==> flow/design.v <==
`timescale 1ns / 1ps
module complex_multiplier#(parameter INPUT_DATA_WIDTH = 16)
    (
        input  wire                                    i_clk,
        input  wire                                    i_rst,
        input  wire signed [INPUT_DATA_WIDTH-1:0]      i_real_h,
        input  wire signed [INPUT_DATA_WIDTH-1:0]      i_imag_h,
        input  wire signed [INPUT_DATA_WIDTH-1:0]      i_real_y,
        input  wire signed [INPUT_DATA_WIDTH-1:0]      i_imag_y,
        output reg  signed [INPUT_DATA_WIDTH*2:0]      o_real,
        output reg  signed [INPUT_DATA_WIDTH*2:0]      o_imag
    );
    reg signed [INPUT_DATA_WIDTH*2-1:0] ac;
    reg signed [INPUT_DATA_WIDTH*2-1:0] ad;
    reg signed [INPUT_DATA_WIDTH*2-1:0] cb;
    reg signed [INPUT_DATA_WIDTH*2-1:0] bd;
    always@(posedge i_clk) begin
        if(i_rst)begin
            o_real <= 0;
            o_imag <= 0;
            ac     <= 0;
            ad     <= 0;
            cb     <= 0;
            bd     <= 0;
        end         
        else begin
            ac <= i_real_h * i_real_y;
            ad <= i_real_h * i_imag_y;
            cb <= i_real_y * i_imag_h;
            bd <= i_imag_h * i_imag_y;
            o_real <= ac - bd;
            o_imag <= ad + cb;
        end
    end
endmodule
Hand-over note for complex_multiplier

## Step by step through the tools: complex_multiplier

Each step is given for the RTL above and for the edited RTL.
"before" refers to lines of the RTL above, "after" to lines of the edited file.
"change": "after" minus "before" as printed here.
Operators: Yosys type, input widths -> output width; for muxes data width and select width s.
Cell names lack the library's common part.
Not given: -

- Top: complex_multiplier
- Clock input: i_clk
- Cell library: sky130hd
- Corner: tt_025C_1v80

## The edit

The edit as a unified diff against the file above.
A script made this edit; it was not meant as an optimisation.

```diff
@@ -13,5 +13,5 @@
     reg signed [INPUT_DATA_WIDTH*2-1:0] ac;
     reg signed [INPUT_DATA_WIDTH*2-1:0] ad;
-    reg signed [INPUT_DATA_WIDTH*2-1:0] cb;
+    reg signed [INPUT_DATA_WIDTH*2:0] cb;
     reg signed [INPUT_DATA_WIDTH*2-1:0] bd;
     always@(posedge i_clk) begin
```

## Word-level counts

Source: Yosys, flattened and elaborated, memories not mapped. Widths are those after wreduce; folded enables and synchronous resets count as part of the registers. Registers that Yosys merges into a memory's read port (data or address) are not register bits. Print and check cells do not count. Equal cells are merged and count once.

Operators by class:

| element | before | after | change |
|---|---|---|---|
| $mul | 4 | 4 | 0 |
| add/subtract/negate cells | 2 | 2 | 0 |

Operators with widths:

| cell | before | after | change |
|---|---|---|---|
| $add 32x32->33 | 1 | 0 | -1 |
| $add 32x33->33 | 0 | 1 | +1 |

Unchanged operator kinds not shown: 2.

Bit counts:

| element | before | after | change |
|---|---|---|---|
| flip-flop bits (word level) | 194 | 195 | +1 |
| output and inout port bits | 66 | 66 | 0 |
| input bits | 66 | 66 | 0 |
| word-level cells | 12 | 12 | 0 |

## Longest topological paths

Longest topological path by Yosys (ltp), each cell counted once; first at word level (registers and memories cut), then after technology mapping (sequential cells cut; the memories' decode and read muxes count).

Logic depth:

| element | before | after | change |
|---|---|---|---|
| word-level depth | 1 | 1 | 0 |
| ABC_AREA | 0 | 0 | - |
| gate-level depth with buffers | 25 | 25 | 0 |
| mapped depth without buffers | 24 | 23 | -1 |

## Netlist

Yosys stat after the flow's synthesis: flattened, memories mapped to cells. It holds for the ABC_AREA given above (unset counts as 0); a run with the other value may have another netlist.

Cell types:

| type | before | after | change |
|---|---|---|---|
| nor2_1 | 244 | 266 | +22 |
| xnor2_1 | 104 | 121 | +17 |
| a21o_1 | 64 | 80 | +16 |
| nor3_1 | 50 | 35 | -15 |
| o21ai_1 | 0 | 15 | +15 |
| o21a_1 | 35 | 21 | -14 |
| a211oi_1 | 25 | 15 | -10 |
| inv_1 | 1204 | 1213 | +9 |
| and2_1 | 514 | 505 | -9 |
| a21oi_1 | 114 | 123 | +9 |
| nand2b_1 | 31 | 40 | +9 |
| xor2_1 | 56 | 64 | +8 |
| o21ai_0 | 76 | 69 | -7 |
| o21bai_1 | 23 | 17 | -6 |
| and3_1 | 28 | 23 | -5 |
| nor3b_1 | 7 | 2 | -5 |
| mux2_2 | 5 | 0 | -5 |
| o311ai_0 | 5 | 0 | -5 |

Unchanged cell types not shown: 15.
Not every row of either side is listed.

Mapped netlist:

| element | before | after | change |
|---|---|---|---|
| sequential area (um2) | 3883.7 | 3883.7 | 0.0 |
| synthesis area (um2) | 47160.2 | 47053.9 | -106.3 |
| mapped flip-flops | 194 | 194 | 0 |
| standard cells after synthesis | 5189 | 5193 | +4 |
| buffers | 218 | 219 | +1 |

## Path before layout

Path of least setup slack by OpenSTA after synthesis, without wires, with an ideal clock, recovery checks aside; 20% of the period is set as input and as output delay. Where synthesis merged equal registers, the netlist keeps one of their names.

Timing path after synthesis:

| element | before | after | change |
|---|---|---|---|
| path kind | input -> register | input -> register | - |
| from | input i_real_h[15] | input i_real_y[15] | - |
| to | register ad[30] | register cb[30] | - |
| setup slack (ps) | 2053 | 2202 | +149 |
| required time (ps) | 9879 | 9872 | -7 |
| time at the first pin (ps) | 2000 | 2000 | 0 |
| clock period (ps) | 10000 | 10000 | 0 |
| buffers on the path | 1 | 1 | 0 |
| external input delay (ps) | 2000 | 2000 | 0 |
| stages on the path | 21 | 22 | +1 |
| setup time (ps) | 121 | 128 | +7 |
| delay of the path (ps) | 5948 | 5798 | -150 |
| arrival time (ps) | 7827 | 7670 | -157 |
| period reached after synthesis (ps) | 7947 | 7798 | -149 |

"delay of the path" is the arrival time less input delay plus setup time.
"stages on the path": output pins that drive a net of the path, with the launching flip-flop's if there is one; two outputs of one cell count as two.
"period reached after synthesis" is the clock period less the worst setup slack; recovery checks do not enter. This is arithmetic on one report: input and output delays are still those of the set period (20% each).
Between the ends stands the longest chain of elaborated cells between them, by number of cells; it is not shown to be the way that was timed. Of several equally long chains one is given.
A line is the first line of the expression or statement that the cell stems from. Yosys adds cells for indexed reads and writes and turns some case tables into memories.

Between the ends, after synthesis, before:
- Cells stage by stage: clkbuf_1 > nand2_1 > inv_1 > fa_1 > fa_1 > fa_1 > fa_1 > fa_1 > inv_1 > fa_1 > inv_1 > ha_1 > a21o_1 > a21o_1 > a21o_1 > a221o_1 > a311o_1 > a21oi_1 > nor2_1 > o41ai_1 > mux2_2
- Cells in the longest elaborated chain: 1
- Elaborated cells between the ends (all ways): 1
- RTL lines with such cells: 1
- Classes of those cells: mul: 1

RTL lines, path after synthesis, before:

| element | line | text |
|---|---|---|
| from (decl) | 6 | `input  wire signed [INPUT_DATA_WIDTH-1:0]      i_real_h,` |
| $mul 16x16->32 | 28 | `ad <= i_real_h * i_imag_y;` |
| to (assign) | 22 | `ad     <= 0;` |
| to (assign) | 28 |  |
| to (decl) | 14 | `reg signed [INPUT_DATA_WIDTH*2-1:0] ad;` |

Between the ends, after synthesis, after:
- Cells stage by stage: clkbuf_1 > nand2_1 > inv_1 > fa_1 > fa_1 > fa_1 > fa_1 > fa_1 > inv_1 > fa_1 > inv_1 > ha_1 > and3_1 > a221o_1 > nand2_1 > o21ai_0 > or4_1 > o21ai_1 > o2111ai_1 > a21oi_1 > xor2_1 > nor2_1
- Cells in the longest elaborated chain: 1
- Elaborated cells between the ends (all ways): 1
- RTL lines with such cells: 1
- Classes of those cells: mul: 1

RTL lines, path after synthesis, after:

| element | line | text |
|---|---|---|
| from (decl) | 8 | `input  wire signed [INPUT_DATA_WIDTH-1:0]      i_real_y,` |
| $mul 16x16->32 | 29 | `cb <= i_real_y * i_imag_h;` |
| to (assign) | 23 | `cb     <= 0;` |
| to (assign) | 29 |  |
| to (decl) | 15 | `reg signed [INPUT_DATA_WIDTH*2:0] cb;` |

## Worst path after layout

Path of least setup slack in the final report of each run of set A (OpenROAD, finished layout, wires in). Where an end is a register, its clock arrival counts in the times.
The report prints the path's times to 10 ps; the period is as set.

Timing path post-layout:

| element | before | after | change |
|---|---|---|---|
| path kind | input -> register | input -> register | - |
| from | input i_imag_y[7] | input i_real_h[15] | - |
| to | register bd[27] | register ac[31] | - |
| arrival time (ps) | 9310 | 9000 | -310 |
| external input delay (ps) | 2000 | 2000 | 0 |
| setup slack (ps) | 1080 | 1370 | +290 |
| setup time (ps) | 100 | 130 | +30 |
| clock period (ps) | 10000 | 10000 | 0 |
| stages on the path | 21 | 23 | +2 |
| buffers on the path | 2 | 2 | 0 |
| time at the first pin (ps) | 2000 | 2000 | 0 |
| required time (ps) | 10390 | 10370 | -20 |

Between the ends stands the longest chain of elaborated cells between them, by number of cells; it is not shown to be the way that was timed. Of several equally long chains one is given.

Between the ends, post-layout, before:
- Cells stage by stage: clkdlybuf4s50_1 > buf_4 > nand2_1 > fa_1 > inv_1 > fa_1 > fa_1 > fa_1 > fa_1 > inv_1 > fa_1 > inv_1 > ha_1 > a21o_1 > a21o_1 > a21o_1 > or3b_2 > o221ai_1 > o21ai_0 > a21oi_1 > mux2_2
- Cells in the longest elaborated chain: 1
- Elaborated cells between the ends (all ways): 1
- RTL lines with such cells: 1
- Classes of those cells: mul: 1

RTL lines, path post-layout, before:

| element | line | text |
|---|---|---|
| from (decl) | 9 | `input  wire signed [INPUT_DATA_WIDTH-1:0]      i_imag_y,` |
| $mul 16x16->32 | 30 | `bd <= i_imag_h * i_imag_y;` |
| to (assign) | 24 | `bd     <= 0;` |
| to (assign) | 30 |  |
| to (decl) | 16 | `reg signed [INPUT_DATA_WIDTH*2-1:0] bd;` |

Between the ends, post-layout, after:
- Cells stage by stage: clkdlybuf4s50_1 > buf_4 > nand2_1 > fa_1 > inv_1 > fa_1 > fa_1 > fa_1 > fa_1 > inv_1 > fa_1 > inv_1 > ha_1 > a21o_1 > a21o_1 > a21oi_1 > o22ai_1 > nor2_1 > o21ai_1 > a41o_1 > o41ai_1 > xnor2_1 > nor2_1
- Cells in the longest elaborated chain: 1
- Elaborated cells between the ends (all ways): 1
- RTL lines with such cells: 1
- Classes of those cells: mul: 1

RTL lines, path post-layout, after:

| element | line | text |
|---|---|---|
| from (decl) | 6 | `input  wire signed [INPUT_DATA_WIDTH-1:0]      i_real_h,` |
| $mul 16x16->32 | 27 | `ac <= i_real_h * i_real_y;` |
| to (assign) | 21 | `ac     <= 0;` |
| to (assign) | 27 |  |
| to (decl) | 13 | `reg signed [INPUT_DATA_WIDTH*2-1:0] ac;` |

## Flow runs

Both versions went through the flow (Yosys, OpenROAD) with the same settings in each pair. Constraints: input delay and output delay 20% of the set period each, output load 0.01 pF.

Flow settings, set A:
- CORE_UTILIZATION: 40
- period_ns: 10.0
- CAP_MARGIN: 20
- CORE_MARGIN: 2
- SLEW_MARGIN: 20

Results, set A:

| element | before | after | change |
|---|---|---|---|
| chip area after synthesis (Yosys) (um2) | 47160.2 | 47053.9 | -106.3 |
| worst hold slack in the final report (ps) | 554 | 506 | -48 |
| standard-cell area of the final layout (um2) | 51147.8 | 50842.5 | -305.3 |
| die outline area (um2) | 120662.0 | 120395.0 | -267.0 |
| worst slack on setup checks (ps) | 1082 | 1371 | +289 |

Flow settings, set B:
- CORE_ASPECT_RATIO: 1.86
- CORE_UTILIZATION: 63
- CTS_CLUSTER_DIAMETER: 323
- CTS_CLUSTER_SIZE: 47
- GPL_ROUTABILITY_DRIVEN: 0
- PLACE_DENSITY_LB_ADDON: 0.24
- SETUP_SLACK_MARGIN: 2.95
- TNS_END_PERCENT: 70
- period_ns: 13.3
- CAP_MARGIN: 20
- CORE_MARGIN: 2
- SLEW_MARGIN: 20

Results, set B:

| element | before | after | change |
|---|---|---|---|
| chip area after synthesis (Yosys) (um2) | 47160.2 | 47053.9 | -106.3 |
| worst hold slack in the final report (ps) | 504 | 512 | +8 |
| standard-cell area of the final layout (um2) | 49937.9 | 49839.0 | -98.9 |
| die outline area (um2) | 77168.5 | 76995.9 | -172.6 |
| worst slack on setup checks (ps) | 3757 | 4205 | +448 |

End of note.
